==> flow/design.v <==
module alu (Output, CarryOut, zero, overflow, negative, BussA, BussB, ALUControl);
	input [31:0] BussA, BussB;
	input [1:0] ALUControl;
	output zero, overflow, negative, CarryOut;
	wire neg;
	output [31:0] Output;
	reg [31:0] Output;
	wire [31:0] CARRYOUT;
	wire[31:0] AddSubOut, XOROut;
	wire SLTOut;
	wire subtract;
	or (subtract, ALUControl[0], ALUControl[1]);
	assign CarryOut = CARRYOUT[31];
	wire muxOut;
	mux2to1 t1 (.in0(BussB[0]),.in1(~BussB[0]),.s(subtract),.out(muxOut));
	adder  f1 (.a(BussA[0]),.b(muxOut),.cin(subtract),.cout(CARRYOUT[0]),.s(AddSubOut[0]));
	genvar i;
	generate 
	for(i = 1; i < 32; i++) begin : eachAdder
			wire mOut;
			mux2to1 tm (.in0(BussB[i]),.in1(~BussB[i]),.s(subtract),.out(mOut));
			adder  fA (.a(BussA[i]),.b(mOut),.cin(CARRYOUT[i-1]),.cout(CARRYOUT[i]),.s(AddSubOut[i]));
		end
	endgenerate
	xor(overflow, CARRYOUT[31], CARRYOUT[30]);
	assign neg = AddSubOut[31];
	genvar j;
	generate
	for (j = 0; j < 32; j++) begin: eachXOR
			xor(XOROut[j], BussA[j], BussB[j]);
		end
	endgenerate
	xor (SLTOut, overflow, neg); 
	wire [3:0][31:0] outputArray;  
	assign outputArray[0] = AddSubOut;
	assign outputArray[1] = XOROut;
	assign outputArray[2] = AddSubOut;
	assign outputArray[3] = {{31{1'b0}}, SLTOut};
	mux32_4to32 m1(.in(outputArray),.s(ALUControl),.out(Output));
	assign negative = Output[31];
	genvar k;
   wire [30:0] rOut;
	or(rOut[0],Output[1],Output[0]);
	generate 
	for (k = 2; k < 32; k++) begin: eachor	
			or o1(rOut[k-1],rOut[k-2],Output[k]);
		end
	endgenerate
	not n1(zero,rOut[30]);
endmodule 
module adder(a,b,cin,cout,s);
	input a,b,cin;
	output cout,s;
	wire s1,c1,c2,c3;
	xor(s1,a,b);
	xor(s,cin,s1);
	and(c1,a,b);
	and(c2,b,cin);
	and(c3,a,cin);
	or(cout,c1,c2,c3);
endmodule 
module adder32 (Op1,Op2,Sum);
	input [29:0] Op1;
	input [29:0] Op2;
	output[29:0] Sum;	
	reg [29:0] CARRYOUT;
	adder  f1 (.a(Op1[0]),.b(Op2[0]),.cin(1'b0),.cout(CARRYOUT[0]),.s(Sum[0]));
	genvar i;
	generate 
	for(i = 1; i < 30; i++) begin : eachAdder
			wire mOut;
			adder  fA (.a(Op1[i]),.b(Op2[i]),.cin(CARRYOUT[i-1]),.cout(CARRYOUT[i]),.s(Sum[i]));
		end
	endgenerate
endmodule 
module mux2to1 (in0,in1, s,out);
	input  in0,in1;	
	input s;
	output out;
	wire [1:0] inOut;
	wire sNot;
	not (sNot, s);
	and a1 (inOut[0], in0, sNot);
	and a2 (inOut[1], in1, s);
	or o1 (out, inOut[0], inOut[1]);
endmodule
module f2oMux (in,s,out);
	input [3:0]in;
	input [1:0] s;    
	output out;
  wire aOut1, aOut2,aOut3,aOut4;
	and a1(aOut1,s[1],s[0],in[3]);
	and a2(aOut2,s[1],~s[0],in[2]);
	and a3(aOut3,~s[1],s[0],in[1]);
	and a4(aOut4,~s[1],~s[0],in[0]);
	or o1(out,aOut1,aOut2,aOut3,aOut4);
endmodule 
module s2oMux(in,s,out);
	input [15:0]in;
	input [3:0] s;
	reg [3:0] Output;	  
	output out;
	f2oMux m0 (in[3:0], s[1:0],Output[0]);
	f2oMux m1 (in[7:4], s[1:0],Output[1]);
	f2oMux m2 (in[11:8], s[1:0],Output[2]);
	f2oMux m3 (in[15:12], s[1:0],Output[3]);
	f2oMux m4 (Output, s[3:2],out);
endmodule 
module mux30_2to1(Input0, Input1, s,Out);
	input [29:0] Input0;
	input [29:0] Input1;
	input s;
	output [29:0] Out;
	genvar i;
	generate 
		for (i = 0; i<30; i++) begin: eachMux
			mux2to1 m2(.in0(Input0[i]),.in1(Input1[i]),.s(s),.out(Out[i]));
		end
	endgenerate 
endmodule
module mux32_2to1(Input0, Input1, s,Out);
	input [31:0] Input0;
	input [31:0] Input1;
	input s;
	output [31:0] Out;
	genvar i;
	generate 
		for (i = 0; i<32; i++) begin: eachMux
			mux2to1 m2(.in0(Input0[i]),.in1(Input1[i]),.s(s),.out(Out[i]));
		end
	endgenerate 
endmodule
module t2oMux (in,s,out);
	input [31:0] in;
	input [4:0] s;
	reg [1:0] Output;
	output out;
	s2oMux s0(in[15:0],s[3:0],Output[0]);
	s2oMux s1(in[31:16],s[3:0],Output[1]);
	reg aOut1,aOut2;
	and(aOut1,Output[1],s[4]);
	and(aOut2,Output[0],~s[4]);
	or o1(out,aOut1,aOut2);
endmodule 
module mux32_4to32(in,s,out);
	input reg[3:0][31:0]in;
	output [31:0]out;
	input [1:0] s;  
	wire  [31:0][3:0] tempArr;  
	genvar row, colm;
	generate
		for(row = 0; row < 4; row++) begin : eachR
			for(colm = 0; colm < 32; colm++) begin : eachS
				buf R(tempArr[colm][row], in[row][colm]);
			end
		end
	endgenerate
	genvar i;
	generate
		for(i = 0; i < 32; i++) begin : eachM
			f2oMux t0 (tempArr[i],s,out[i]);
		end
	endgenerate
endmodule 
module t2t2tot2Mux(arr,s,out);
	input reg[31:0][31:0]arr;
	output [31:0]out;
	input [4:0] s;  
	wire  [31:0][31:0] tempArr;  
	genvar row, colm;
	generate
		for(row = 0; row < 32; row++) begin : eachR
			for(colm = 0; colm < 32; colm++) begin : eachS
				buf R(tempArr[colm][row], arr[row][colm]);
			end
		end
	endgenerate
	genvar i;
	generate
		for(i = 0; i < 32; i++) begin : eachM
			t2oMux t0 (tempArr[i],s,out[i]);
		end
	endgenerate
endmodule 
module PipelineRegister (in, out, clk, reset);
	output reg [31:0] out;
	input [31:0] in;
	input reset, clk;
	always @(posedge clk)
	if (reset)
		out <= 32'b0;
	else
		out <= in;
endmodule
module PipelineImm (in, out, clk, reset);
	output reg [15:0] out;
	input [15:0] in;
	input reset, clk;
	always @(posedge clk)
	if (reset)
		out <= 16'b0;
	else
		out <= in;
endmodule
module PipelineExecute (in, out, clk, reset);
	output reg [9:0] out;
	input [9:0] in;
	input reset, clk;
	always @(posedge clk)
	if (reset)
		out <= 10'b0;
	else
		out <= in;
endmodule
module PipelineMemory (in, out, clk, reset);
	output reg [7:0] out;
	input [7:0] in;
	input reset, clk;
	always @(posedge clk)
	if (reset)
		out <= 8'b0;
	else
		out <= in;
endmodule
module PipelineWrite (in, out, clk, reset);
	output reg [5:0] out;
	input [5:0] in;
	input reset, clk;
	always @(posedge clk)
	if (reset)
		out <= 6'b0;
	else
		out <= in;
endmodule
module PipelineRegControls (in, out, clk, reset);
	output reg [19:0] out;
	input [19:0] in;
	input reset, clk;
	always @(posedge clk)
	if (reset)
		out <= 20'b0;
	else
		out <= in;
endmodule
module PipelineControls (in, out, clk, reset);
	output reg [10:0] out;
	input [10:0] in;
	input reset, clk;
	always @(posedge clk)
	if (reset)
		out <= 11'b0;
	else
		out <= in;
endmodule
module regfile (ReadData1, ReadData2, WriteData, ReadRegister1, ReadRegister2, WriteRegister, RegWrite, clk);
	input [4:0] ReadRegister1, ReadRegister2, WriteRegister;
	input RegWrite, clk;
	input [31:0] WriteData;
	output [31:0] ReadData1, ReadData2;	
	wire reset = 0;
	wire [31:0] SelectRegister;
	wire [31:0][31:0] routReg;
	wire [31:0] rawData1, rawData2;
	decoder5to32 d1(.in(WriteRegister), .out(SelectRegister), .enable(RegWrite));
	assign routReg[0] = 32'b0;
	genvar i;
	generate 
		for (i = 1;i <32;i++) begin: eachReg32
			reg32 register(.in(WriteData),.out(routReg[i]),.decoderOut(SelectRegister[i]),.reset(reset), .clk(clk));
		end
	endgenerate
   t2t2tot2Mux mux1(.arr(routReg),.s(ReadRegister1),.out(rawData1));
	t2t2tot2Mux mux2(.arr(routReg),.s(ReadRegister2),.out(rawData2));
	assign ReadData1 = (RegWrite && WriteRegister == ReadRegister1 && ReadRegister1 != 5'b00000) ? WriteData : rawData1;
	assign ReadData2 = (RegWrite && WriteRegister == ReadRegister2 && ReadRegister2 != 5'b00000) ? WriteData : rawData2;
endmodule
module reg32 (in, out, decoderOut,reset, clk);
	input reset,clk;
	input decoderOut;   
	input [31:0] in;  
	output reg [31:0] out;
	reg [31:0] d;
	genvar i;
	generate 
		for (i = 0;i <32;i++) begin: eachDff
			mux2to1 m1 (.in0(out[i]), .in1(in[i]),.s(decoderOut),.out(d[i]));
			D_FF dFF(.q(out[i]), .d(d[i]),.reset(reset), .clk(clk));
		end
	endgenerate
endmodule
 module D_FF (q, d, reset, clk);
	output reg q;
	input d, reset, clk;
	always @(posedge clk)
	if (reset)
		q <= 0;  
	else
		q <= d;  
endmodule
module decoder2to4 (in, out, enable);
	input [1:0] in;
	input enable;
	output [3:0]out;
	wire [1:0] notOut;
	not n1(notOut[1], in[1]);
	not n2(notOut[0], in[0]);
	and a0(out[0], enable, notOut[0], notOut[1]);
	and a1(out[1], enable, in[0], notOut[1]);
	and a2(out[2], enable, notOut[0], in[1]);
	and a3(out[3], enable, in[0], in[1]);
endmodule
module decoder3to8 (in,out,enable);
	input [2:0] in;
	input enable;
	output [7:0]out;
	wire [2:0] notOut;
	not n1(notOut[2], in[2]);
	not n2(notOut[1], in[1]);
	not n3(notOut[0], in[0]);
	and a0(out[0], enable, notOut[0], notOut[1], notOut[2]);
	and a1(out[1], enable, in[0], notOut[1],notOut[2]);
	and a2(out[2], enable, notOut[0], in[1],notOut[2]);
	and a3(out[3], enable, in[0], in[1], notOut[2]);
	and a4(out[4], enable, notOut[0],notOut[1],in[2]);
	and a5(out[5], enable, in[0],notOut[1],in[2]);
	and a6(out[6], enable, notOut[0], in[1], in[2]);
	and a7(out[7], enable, in[0], in[1], in[2]);
endmodule
module decoder5to32 (in, out, enable);
	input [4:0] in;
	input enable;
	output [31:0] out;
	wire [3:0] enableOut;
	decoder3to8 d1 (in[2:0], out[7:0], enableOut[0]);
	decoder3to8 d2 (in[2:0], out[15:8], enableOut[1]);
	decoder3to8 d3 (in[2:0], out[23:16], enableOut[2]);
	decoder3to8 d4 (in[2:0], out[31:24], enableOut[3]);
	decoder2to4 d5 (in[4:3], enableOut, enable);
endmodule
module Control (Instr, RegDst, WriteRegister, ALUSrc, MemToReg, RegWr, MemWr, Branch, 
						Jump, JR, ALUCntrl, ZeroExt, Rs, Rt, Rd, xRs, xRt, Imm16, TargetInstr);
	input [31:0] Instr;
	reg [5:0] Funct;
	reg [5:0] Opcode;
	output reg RegDst, ALUSrc, MemToReg, RegWr, MemWr, Branch, JR, ZeroExt, xRs, xRt;
	output reg Jump;
	output reg [1:0] ALUCntrl;
	output reg [4:0] Rs, Rt, Rd, WriteRegister;
	output reg [15:0] Imm16;
	output reg [25:0] TargetInstr;
	assign Rs = Instr[25:21];	
	assign Rt = Instr[20:16];
	assign Rd = Instr[15:11];
	assign Imm16 = Instr[15:0];
	assign TargetInstr = Instr[25:0];
	always @(*) begin
		Funct = Instr[5:0];
		Opcode = Instr[31:26];
		RegDst = 0;
		WriteRegister = 5'b00000;
		ALUSrc = 0;
		MemToReg = 0;
		RegWr = 0;
		MemWr = 0;
		Branch = 0;
		Jump = 0;
		ALUCntrl = 2'b00;
		JR = 0;
		ZeroExt = 0;
		xRs = 0;
		xRt = 0;
		if (Opcode == 6'b000000) begin
			case (Funct)
				6'b100000  : begin 
								 RegDst = 1;
								 WriteRegister = Rd; 
								 RegWr = 1; 
								 ALUCntrl = 2'b00;
							 end  
				6'b100010  : begin 
								 RegDst = 1; 
								 WriteRegister = Rd;
								 RegWr = 1;
								 ALUCntrl = 2'b10;
							 end  
				6'b001000  : begin
								 Jump = 1; 
								 JR = 1; 
								 xRt = 1; 
							 end  
				6'b101010  : begin 
								 RegDst = 1; 
								 WriteRegister = Rd;
								 RegWr = 1; 
								 ALUCntrl = 2'b11;
							 end  
				default;
			endcase
		end
		case (Opcode)
			6'b100011  : begin
							 WriteRegister = Rt;
							 ALUSrc = 1; 
							 MemToReg = 1; 
							 RegWr = 1; 
							 ALUCntrl = 2'b00;
							 xRt = 1; 
						 end  
			6'b101011  : begin 
							 ALUSrc = 1; 
							 MemWr = 1; 
							 ALUCntrl = 2'b00;
						 end  
			6'b000101  : begin 
							 Branch = 1; 
							 ALUCntrl = 2'b10;
						 end  
			6'b001110  : begin 
							 WriteRegister = Rt;
							 ALUSrc = 1; 
							 RegWr = 1; 
							 ALUCntrl = 2'b01;
							 ZeroExt = 1; 
							 xRt = 1;
						 end  
			6'b000010  : begin 
							 Jump = 1; 
							 JR = 0; 
							 xRs = 1;
							 xRt = 1; 
						 end  
			default;
		endcase
	end
endmodule
module Forward (Rs, Rt, xRs, xRt, PortA, PortB, DataA, DataB, ALUData, MemData, ForwardA, ForwardB);
	input xRs, xRt;
	input [4:0] Rs, Rt, PortA, PortB;
	input [31:0] DataA, DataB, ALUData, MemData;
	output reg [31:0] ForwardA, ForwardB;
	always @(*) begin
		if (Rs == 5'b00000)
			ForwardA = DataA;
		else if (Rs == PortA && !xRs)
			ForwardA = ALUData;
		else if (Rs == PortB && !xRs)
			ForwardA = MemData;
		else 
			ForwardA = DataA;
	end
	always @(*) begin
		if (Rt == 5'b00000)
			ForwardB = DataB;
		else if (Rt == PortA && !xRt)
			ForwardB = ALUData;
		else if (Rt == PortB && !xRt)
			ForwardB = MemData;
		else 
			ForwardB = DataB;
	end
endmodule
module AcceleratedBranch (DataA, DataB, Zero);
	input [31:0] DataA, DataB;
	output reg Zero;
	wire [31:0] Equivalency;
	wire [7:0] Equiv;
	wire [1:0] ZeroTest;
	assign Equivalency = DataA ^ DataB;
	always @(*) begin
		case(Equivalency)
			32'b0 : Zero = 1;
			default : Zero = 0;
		endcase
	end
endmodule
module CheckBranch (Opcode, AccBranch);
	input [5:0] Opcode;
	output AccBranch;
	wire [5:0] Branch;
	assign Branch = 6'b000101;
	wire [5:0] Cmp;
	genvar i;
	generate
		for (i = 0; i < 6; i++) begin : eachXor
			xor each_xor(Cmp[i], Opcode[i], Branch[i]);
		end
	endgenerate
	nor n(AccBranch, Cmp[0], Cmp[1], Cmp[2], Cmp[3], Cmp[4], Cmp[5]);
endmodule
module FetchUnit(Branch, Zero, Jump, JR, TargetInstr, Regrs, Imm16, Instr, Address, InstrIn, clk, reset);
	input Branch,Zero,JR, Jump, clk,reset;
	input [15:0] Imm16;
	input [25:0] TargetInstr;
	input [31:0] Regrs;
	output [31:0] Instr;	
	output [31:0] Address;
	input [31:0] InstrIn;
	wire [29:0] PC;
	wire [29:0] temp_PC;
	wire [29:0] Jumpaddress; 
	wire bez;
	and a1(bez, Branch, ~Zero);
	wire [29:0] immExtened; 
	wire [29:0] pcNew;
	assign Address[1:0] = 2'b0;
	mux30_2to1 mBez(.Input0({29'b0,1'b1}),.Input1({{14{Imm16[15]}},Imm16[15:0]}),
						 .s(bez),.Out(immExtened));
	adder32 ad1(.Op1(PC),.Op2(immExtened),.Sum(pcNew));
	mux30_2to1 mBJr(.Input0({PC[29:26], TargetInstr[25:0]}),
	                .Input1(Regrs[31:2]),.s(JR),.Out(Jumpaddress));
	mux30_2to1 mJump(.Input0(pcNew),.Input1(Jumpaddress),
						  .s(Jump),.Out(temp_PC));
   genvar i;
	generate
		for ( i = 0; i<30;i++) begin: eachDFF
			D_FF d(.q(PC[i]),.d(temp_PC[i]),.reset(reset),.clk(clk));
		end
	endgenerate
	assign Address [31:2] = PC[29:0]; 
	assign Instr = InstrIn;
endmodule 
module MIPS(clk, reset, imem_addr, imem_data, dmem_addr, dmem_wdata, dmem_we, dmem_rdata);
	input clk, reset;
	output [31:0] imem_addr;
	input [31:0] imem_data;
	output [31:0] dmem_addr, dmem_wdata;
	output dmem_we;
	input [31:0] dmem_rdata;
	wire [31:0] Instr;
	wire RegDst, ALUSrc, MemToReg, RegWr, MemWr, Branch, Jump, JR, ZeroExt, xRt, xRs, AccZero, AccBranch;
	wire [1:0] ALUCntrl;
	wire [4:0] Rs, Rt, Rd, WriteRegister;
	wire [31:0] WriteData;
	wire [31:0] ReadData1, ReadData2;
	wire [31:0] BussB;
	wire zero, overflow, CarryOut, negative;
	wire [15:0] Imm16;
	wire [31:0] Extended;
	wire [25:0] TargetInstr;
	wire [31:0] ForwardA, ForwardB;
	wire [31:0] p_Instr;
	wire [15:0] p_Imm16;
	wire p_AccBranch;
	wire ex_MemToReg, ex_RegWr, ex_MemWr;
	wire [1:0] ex_ALUCntrl;
	wire [4:0] ex_WriteRegister;
	wire [15:0] ex_Imm16;
	wire [31:0] ex_ReadData1, ex_ReadData2, ex_BussB;
	wire [31:0] ex_ALUOut;	
	wire mem_MemToReg, mem_RegWr, mem_MemWr;
	wire [4:0] mem_WriteRegister;
	wire [31:0] mem_ReadData2;
	wire [31:0] mem_ALUOut, mem_MemOut;
	wire wr_RegWr;
	wire [4:0] wr_WriteRegister;
	wire [31:0] wr_WriteData;
	FetchUnit Fetch1(.Branch(p_AccBranch), .Zero(AccZero), .Jump(Jump), .JR(JR), .TargetInstr(TargetInstr), 
						  .Regrs(ForwardA), .Imm16(p_Imm16), .Instr, .Address(imem_addr), .InstrIn(imem_data), .clk, .reset);
	CheckBranch CheckAccBranch(.Opcode(Instr[31:26]), .AccBranch);
   PipelineRegister InstrReg (.in(Instr), .out(p_Instr), .clk, .reset);
   PipelineImm Imm16Reg (.in(Instr[15:0]), .out(p_Imm16), .clk, .reset);
	D_FF BranchReg (.q(p_AccBranch), .d(AccBranch),.reset, .clk);
	regfile reg1(.ReadData1, .ReadData2, .WriteData(wr_WriteData), 
			  .ReadRegister1(Rs), .ReadRegister2(Rt), .WriteRegister(wr_WriteRegister),
			  .RegWrite(wr_RegWr), .clk(clk));
	Control cntrl (.Instr(p_Instr), .RegDst, .WriteRegister, .ALUSrc, .MemToReg, .RegWr, .MemWr, .Branch, 
						.Jump, .JR, .ALUCntrl, .ZeroExt, .Rs, .Rt, .Rd, .xRs, .xRt, .Imm16, .TargetInstr);
	Extend Ext1(.Imm16, .Extended, .Ext(ZeroExt));
	mux32_2to1 alusrc(.Input0(ForwardB),.Input1(Extended),.s(ALUSrc),.Out(BussB));
	Forward forCntrl (.Rs, .Rt, .xRs, .xRt, .PortA(ex_WriteRegister), .PortB(mem_WriteRegister), .DataA(ReadData1), 
							.DataB(ReadData2), .ALUData(ex_ALUOut), .MemData(WriteData), .ForwardA, .ForwardB);
	AcceleratedBranch BranchZero (.DataA(ForwardA), .DataB(ForwardB), .Zero(AccZero));
	PipelineRegister ReadReg1 (.in(ForwardA), .out(ex_ReadData1), .clk, .reset);
	PipelineRegister ReadReg2 (.in(ForwardB), .out(ex_ReadData2), .clk, .reset);
	PipelineRegister ALUBBussB (.in(BussB), .out(ex_BussB), .clk, .reset);
	PipelineExecute PipeExe (.in({MemToReg, RegWr, MemWr, ALUCntrl, WriteRegister}),
										 .out({ex_MemToReg, ex_RegWr, ex_MemWr, ex_ALUCntrl,
												ex_WriteRegister}), .clk, .reset);
	alu alu1(.Output(ex_ALUOut), .CarryOut, .zero, .overflow,
		 .negative, .BussA(ex_ReadData1), .BussB(ex_BussB), .ALUControl(ex_ALUCntrl));
	PipelineRegister ExeALUOut (.in(ex_ALUOut), .out(mem_ALUOut), .clk, .reset);
	PipelineRegister ExeDataB (.in(ex_ReadData2), .out(mem_ReadData2), .clk, .reset);
	PipelineMemory PipeMem (.in({ex_MemToReg, ex_RegWr, ex_MemWr, ex_WriteRegister}),
									.out({mem_MemToReg, mem_RegWr, mem_MemWr, mem_WriteRegister}), .clk, .reset);
   assign dmem_addr = mem_ALUOut;
   assign dmem_wdata = mem_ReadData2;
   assign dmem_we = mem_MemWr;
   assign mem_MemOut = dmem_rdata;
	mux32_2to1 mem2reg(.Input0(mem_ALUOut),.Input1(mem_MemOut), .s(mem_MemToReg),.Out(WriteData));
	PipelineRegister WriteReg (.in(WriteData), .out(wr_WriteData), .clk, .reset);
	PipelineWrite PipeWr (.in({mem_RegWr, mem_WriteRegister}), 
								 .out({wr_RegWr, wr_WriteRegister}), .clk, .reset);
endmodule
module Extend (Imm16, Extended, Ext);
	input [15:0] Imm16;
	input Ext;
	output reg [31:0] Extended;
	reg [31:0] SE, ZE;
	assign SE[31:0] = {{16{Imm16[15]}},Imm16[15:0]};
	assign ZE[31:0] = {16'b0,Imm16[15:0]};
	always @(*) begin
		case (Ext)
			0 : Extended = SE;
		   1 : Extended = ZE;
			default;
		endcase
	end
endmodule
Step by step through the tools: MIPS. Module MIPS before and after one edit of its RTL, step after step. Lines under "original" count in the file above, lines under "edited" in the edited file. "difference": "edited" minus "original" as printed here. "rel. change": 100 x difference / "original". Operators: Yosys type, input widths -> output width; for muxes data width and select width s. Library cell names are shortened. Not given: -

Design top: MIPS. Clock input: clk. Library: sky130hd. Timing corner: tt_025C_1v80.

The edit. Unified diff, file above to edited file. The edit is scripted: it alters the design's behaviour and was not made to optimise anything.

```diff
@@ -518,5 +518,7 @@
 	endgenerate
 	assign Address [31:2] = PC[29:0]; 
-	assign Instr = InstrIn;
+	reg [31:0] Instr_reg;
+	always @(posedge clk) Instr_reg <= InstrIn;
+	assign Instr = Instr_reg;
 endmodule 
 module MIPS(clk, reset, imem_addr, imem_data, dmem_addr, dmem_wdata, dmem_we, dmem_rdata);
```

Word level. Counts by Yosys on the flattened word-level netlist (proc, flatten, opt, wreduce; memories kept). Register bits leave out memories and registers merged into their read ports (data or address); mux counts leave out enables and synchronous resets folded into registers. Print and check cells are left out. Cells with the same type and inputs are merged into one.

Cells by class: equal/unequal tests (original 15, edited 15, difference 0, rel. change 0.00%); mux-type cells (original 29, edited 29, difference 0, rel. change 0.00%); bitwise operators (original 8805, edited 8805, difference 0, rel. change 0.00%); reduce/logical cells (original 21, edited 21, difference 0, rel. change 0.00%).

Unchanged operator kinds not shown: 25.

Word-level totals: bits in registers (original 1287, edited 1319, difference +32, rel. change +2.49%); input port bits (original 66, edited 66, difference 0, rel. change 0.00%); output and inout bits (original 97, edited 97, difference 0, rel. change 0.00%); word-level cells (original 9904, edited 9905, difference +1, rel. change +0.01%).

Longest topological paths. Yosys ltp: most cells in a row. Word level: on the elaborated netlist, between registers, memories and ports. Mapped: between sequential cells and ports; inverters and the memories' decode and read muxes count.

Logic depth: depth in word-level cells (original 203, edited 203, difference 0, rel. change 0.00%); ABC_AREA (original 0, edited 0); mapped depth (original 85, edited 84, difference -1, rel. change -1.18%); mapped depth without buffers (original 81, edited 80, difference -1, rel. change -1.23%).

Synthesis result. The flow's flattened synthesis, as Yosys stat reports it; memories are mapped. The netlist is that of the ABC_AREA named above (0 if unset); the other value can give another one.

Mapped netlist: standard cells after synthesis (original 4013, edited 4114, difference +101, rel. change +2.52%); synthesis area (µm²) (original 60055.1, edited 61442.7, difference +1387.6, rel. change +2.31%); sequential part of the area (µm²) (original 35373.9, edited 36014.5, difference +640.6, rel. change +1.81%); mapped flip-flops (original 1271, edited 1303, difference +32, rel. change +2.52%); buffers (original 356, edited 370, difference +14, rel. change +3.93%).

Cells by type: a22oi_1 (original 82, edited 49, difference -33, rel. change -40.24%); dfxtp_1 (original 279, edited 311, difference +32, rel. change +11.47%); buf_6 (original 17, edited 40, difference +23, rel. change +135.29%); nand2_1 (original 176, edited 157, difference -19, rel. change -10.80%); nor2b_1 (original 120, edited 139, difference +19, rel. change +15.83%); o221ai_1 (original 19, edited 38, difference +19, rel. change +100.00%); a21oi_1 (original 113, edited 129, difference +16, rel. change +14.16%); nor4_1 (original 14, edited 30, difference +16, rel. change +114.29%); buf_2 (original 70, edited 85, difference +15, rel. change +21.43%); and2_1 (original 31, edited 16, difference -15, rel. change -48.39%); a221oi_1 (original 77, edited 64, difference -13, rel. change -16.88%); mux2_2 (original 81, edited 69, difference -12, rel. change -14.81%); o22ai_1 (original 81, edited 69, difference -12, rel. change -14.81%); nor3_1 (original 38, edited 50, difference +12, rel. change +31.58%); a211o_1 (original 7, edited 19, difference +12, rel. change +171.43%); a2111oi_0 (original 3, edited 15, difference +12, rel. change +400.00%); mux2i_1 (original 255, edited 244, difference -11, rel. change -4.31%); nand3_1 (original 58, edited 47, difference -11, rel. change -18.97%).

Unchanged cell types not shown: 16. The list need not be complete. The figures by module come from a second, unflattened synthesis with its own total; it is not the netlist above.

Second synthesis, totals: cells (unflattened synthesis) (original 5192, edited 5192, difference 0, rel. change 0.00%); area (unflattened synthesis) (µm²) (original 82247.6, edited 82648.0, difference +400.4, rel. change +0.49%).

Each row is one instance without its submodules.

By module, original: D_FF (times used 1023, cells 2, area 33.8 µm², seq. area 20.0 µm²); mux2to1 (times used 1178, cells 1, area 15.0 µm², seq. area 0.0 µm²); f2oMux (times used 672, cells 1, area 22.5 µm², seq. area 0.0 µm²); PipelineRegister (times used 7, cells 67, area 863.3 µm², seq. area 640.6 µm²); Forward (times used 1, cells 194, area 1806.7 µm², seq. area 0.0 µm²); adder (times used 62, cells 1, area 20.0 µm², seq. area 0.0 µm²); regfile (times used 1, cells 91, area 1143.6 µm², seq. area 0.0 µm²); t2oMux (times used 64, cells 1, area 15.0 µm², seq. area 0.0 µm²); Control (times used 1, cells 104, area 749.5 µm², seq. area 0.0 µm²); alu (times used 1, cells 80, area 508.0 µm², seq. area 0.0 µm²); PipelineImm (times used 1, cells 33, area 464.2 µm², seq. area 320.3 µm²); decoder3to8 (times used 4, cells 8, area 96.3 µm², seq. area 0.0 µm²); AcceleratedBranch (times used 1, cells 43, area 346.6 µm², seq. area 0.0 µm²); FetchUnit (times used 1, cells 37, area 276.5 µm², seq. area 0.0 µm²).

original: Further modules, not shown: 15.

By module, edited: D_FF (times used 1023, cells 2, area 33.8 µm², seq. area 20.0 µm²); mux2to1 (times used 1178, cells 1, area 15.0 µm², seq. area 0.0 µm²); f2oMux (times used 672, cells 1, area 22.5 µm², seq. area 0.0 µm²); PipelineRegister (times used 7, cells 67, area 863.3 µm², seq. area 640.6 µm²); Forward (times used 1, cells 194, area 1806.7 µm², seq. area 0.0 µm²); adder (times used 62, cells 1, area 20.0 µm², seq. area 0.0 µm²); regfile (times used 1, cells 91, area 1143.6 µm², seq. area 0.0 µm²); t2oMux (times used 64, cells 1, area 15.0 µm², seq. area 0.0 µm²); Control (times used 1, cells 104, area 749.5 µm², seq. area 0.0 µm²); FetchUnit (times used 1, cells 37, area 676.9 µm², seq. area 640.6 µm²); alu (times used 1, cells 80, area 508.0 µm², seq. area 0.0 µm²); PipelineImm (times used 1, cells 33, area 464.2 µm², seq. area 320.3 µm²); decoder3to8 (times used 4, cells 8, area 96.3 µm², seq. area 0.0 µm²); AcceleratedBranch (times used 1, cells 43, area 346.6 µm², seq. area 0.0 µm²).

edited: Further modules, not shown: 15.

Worst setup path after synthesis. OpenSTA on the mapped netlist: ideal clock, no wires. The path of least setup slack (recovery checks aside). Input and output delay are each 20% of the period. Register names are those of the netlist, which keeps one name where synthesis merged equal registers.

Timing post-synthesis: path kind (original reg2reg, edited reg2reg); from (original reg PipeExe.out[5], edited reg PipeExe.out[5]); to (original reg (no name shown), edited reg (no name shown)); period (ps) (original 24000, edited 24000, difference 0, rel. change 0.00%); setup time (ps) (original 133, edited 122, difference -11); launch time at the first pin (ps) (original 0, edited 0, difference 0); arrival time (ps) (original 25616, edited 25669, difference +53, rel. change +0.21%); data required time (ps) (original 23867, edited 23878, difference +11, rel. change +0.05%); path slack (ps) (original -1749, edited -1791, difference -42); path delay (ps) (original 25749, edited 25791, difference +42, rel. change +0.16%); stages on the path (original 82, edited 83, difference +1, rel. change +1.22%); path buffers (original 4, edited 4, difference 0, rel. change 0.00%); synthesis period reached (ps) (original 25749, edited 25791, difference +42, rel. change +0.16%).

"path delay" = arrival - input delay + setup time. "stages on the path": output pins that drive a net of the path, with the launching flip-flop's if there is one; two outputs of one cell count as two. "synthesis period reached" is the clock period less the worst setup slack; recovery checks do not enter. This is arithmetic on one report: input and output delays are still those of the set period (20% each).

On the way, post-synthesis, original:
Cell sequence: dfxtp_1 clkbuf_1 clkbuf_1 clkbuf_1 nor2_1 buf_1 xor2_1 fa_1 fa_1 inv_1 fa_1 fa_1 fa_1 fa_1 fa_1 fa_1 fa_1 fa_1 [46 not listed] inv_1 fa_1 fa_1 fa_1 fa_1 fa_1 fa_1 fa_1 fa_1 fa_1 fa_1 fa_1 fa_1 fa_1 fa_1 xnor2_1 a2111oi_0 nor3b_1.

RTL lines, path post-synthesis, original: start: declaration (line 206) `output reg [9:0] out;`; start: assignment (line 211) `out <= 10'b0;`; start: assignment (line 213) `out <= in;`.

original: No chain of elaborated cells between the ends is given.

On the way, post-synthesis, edited:
Cell sequence: dfxtp_1 clkbuf_1 clkbuf_1 clkbuf_1 nor2_1 buf_1 xor2_1 fa_1 fa_1 inv_1 fa_1 fa_1 fa_1 fa_1 fa_1 fa_1 fa_1 fa_1 [47 not listed] fa_1 fa_1 fa_1 fa_1 fa_1 fa_1 fa_1 fa_1 fa_1 fa_1 fa_1 fa_1 fa_1 fa_1 xnor2_1 nor3_1 a21oi_1 nand3_1.

RTL lines, path post-synthesis, edited: start: declaration (line 206) `output reg [9:0] out;`; start: assignment (line 211) `out <= 10'b0;`; start: assignment (line 213) `out <= in;`.

edited: No chain of elaborated cells between the ends is given.

Worst path after layout. Path of least setup slack in the final report of each run of set A (OpenROAD, finished layout, wires in). Where an end is a register, its clock arrival counts in the times. The report prints the path's times to 10 ps; the period is as set.

Timing after layout: path kind (original reg2reg, edited reg2reg); from (original reg PipeExe.out[5], edited reg PipeExe.out[6]); to (original reg (no name shown), edited reg (no name shown)); period (ps) (original 23700, edited 23700, difference 0, rel. change 0.00%); setup time (ps) (original 120, edited 110, difference -10); launch time at the first pin (ps) (original 780, edited 790, difference +10, rel. change +1.28%); arrival time (ps) (original 23890, edited 23820, difference -70, rel. change -0.29%); data required time (ps) (original 24360, edited 24380, difference +20, rel. change +0.08%); path slack (ps) (original 470, edited 560, difference +90); stages on the path (original 78, edited 80, difference +2, rel. change +2.56%); path buffers (original 1, edited 1, difference 0, rel. change 0.00%).

On the way, after layout, original:
Cell sequence: dfxtp_2 nor2_4 xor2_2 fa_2 fa_1 inv_1 fa_2 fa_2 fa_2 fa_2 fa_2 fa_2 fa_2 fa_2 fa_2 fa_2 fa_2 fa_2 [42 not listed] inv_2 fa_2 fa_2 fa_2 fa_2 fa_2 fa_2 fa_2 fa_2 fa_2 fa_2 fa_2 fa_2 fa_2 fa_2 xnor2_1 nand4_1 nor3b_1.

RTL lines, path after layout, original: start: declaration (line 206) `output reg [9:0] out;`; start: assignment (line 211) `out <= 10'b0;`; start: assignment (line 213) `out <= in;`.

original: No chain of elaborated cells between the ends is given.

On the way, after layout, edited:
Cell sequence: dfxtp_1 buf_4 nor2_4 xor2_2 fa_2 fa_1 inv_1 fa_2 fa_2 fa_2 fa_2 fa_2 fa_2 fa_2 fa_2 fa_2 fa_2 fa_2 [44 not listed] fa_2 fa_2 fa_2 fa_2 fa_2 fa_2 fa_2 fa_2 fa_2 fa_2 fa_2 fa_2 fa_2 fa_2 xnor2_2 nor3_2 a21oi_1 nand3_1.

RTL lines, path after layout, edited: start: declaration (line 206) `output reg [9:0] out;`; start: assignment (line 211) `out <= 10'b0;`; start: assignment (line 213) `out <= in;`.

edited: No chain of elaborated cells between the ends is given.

Flow runs. Both versions went through the flow (Yosys, OpenROAD) with the same settings in each pair. Constraints: input delay and output delay 20% of the set period each, output load 0.01 pF.

Flow settings, set A:
CORE_UTILIZATION: 40. period_ns: 23.7. CAP_MARGIN: 20. The entry for CORE_MARGIN reads 2. The figure for SLEW_MARGIN is 20.

Final reports, set A: area of the synthesized netlist (µm²) (original 60055.1, edited 61442.7, difference +1387.6, rel. change +2.31%); die footprint (µm²) (original 153253.0, edited 156757.0, difference +3504.0, rel. change +2.29%); standard-cell area of the final layout (µm²) (original 68793.5, edited 70005.9, difference +1212.4, rel. change +1.76%); worst slack on setup checks (ps) (original 472, edited 557, difference +85); post-route setup TNS (ps) (original 0, edited 0, difference 0); power consumption (W) (original 0.005475, edited 0.005602, difference +0.000127, rel. change +2.32%); achieved clock period (ps) (original 23228, edited 23143, difference -85, rel. change -0.37%).

Flow settings, set B:
CAP_MARGIN: 15. CORE_UTILIZATION: 29. The figure for GPL_TIMING_DRIVEN is 0. Under PLACE_DENSITY_LB_ADDON stands 0.16. For SETUP_SLACK_MARGIN the number is -0.79. period_ns: 15.3. The entry for CORE_MARGIN reads 2. The figure for SLEW_MARGIN is 20.

Final reports, set B: area of the synthesized netlist (µm²) (original 60055.1, edited 61442.7, difference +1387.6, rel. change +2.31%); die footprint (µm²) (original 210741.0, edited 215570.0, difference +4829.0, rel. change +2.29%); standard-cell area of the final layout (µm²) (original 73287.8, edited 74530.2, difference +1242.4, rel. change +1.70%); worst slack on setup checks (ps) (original -8896, edited -9486, difference -590); post-route setup TNS (ps) (original -112959, edited -141835, difference -28876); power consumption (W) (original 0.009, edited 0.009074, difference +0.000074, rel. change +0.82%); achieved clock period (ps) (original 24196, edited 24786, difference +590, rel. change +2.44%).

By "achieved clock period" is meant the clock period of the run minus its worst setup slack. This is arithmetic on one report: input and output delays are still those of the set period (20% each). By "power consumption" is meant OpenSTA's value without simulated activity: inputs other than the clock are taken to toggle once in ten clock periods, and the tool carries that through the logic.
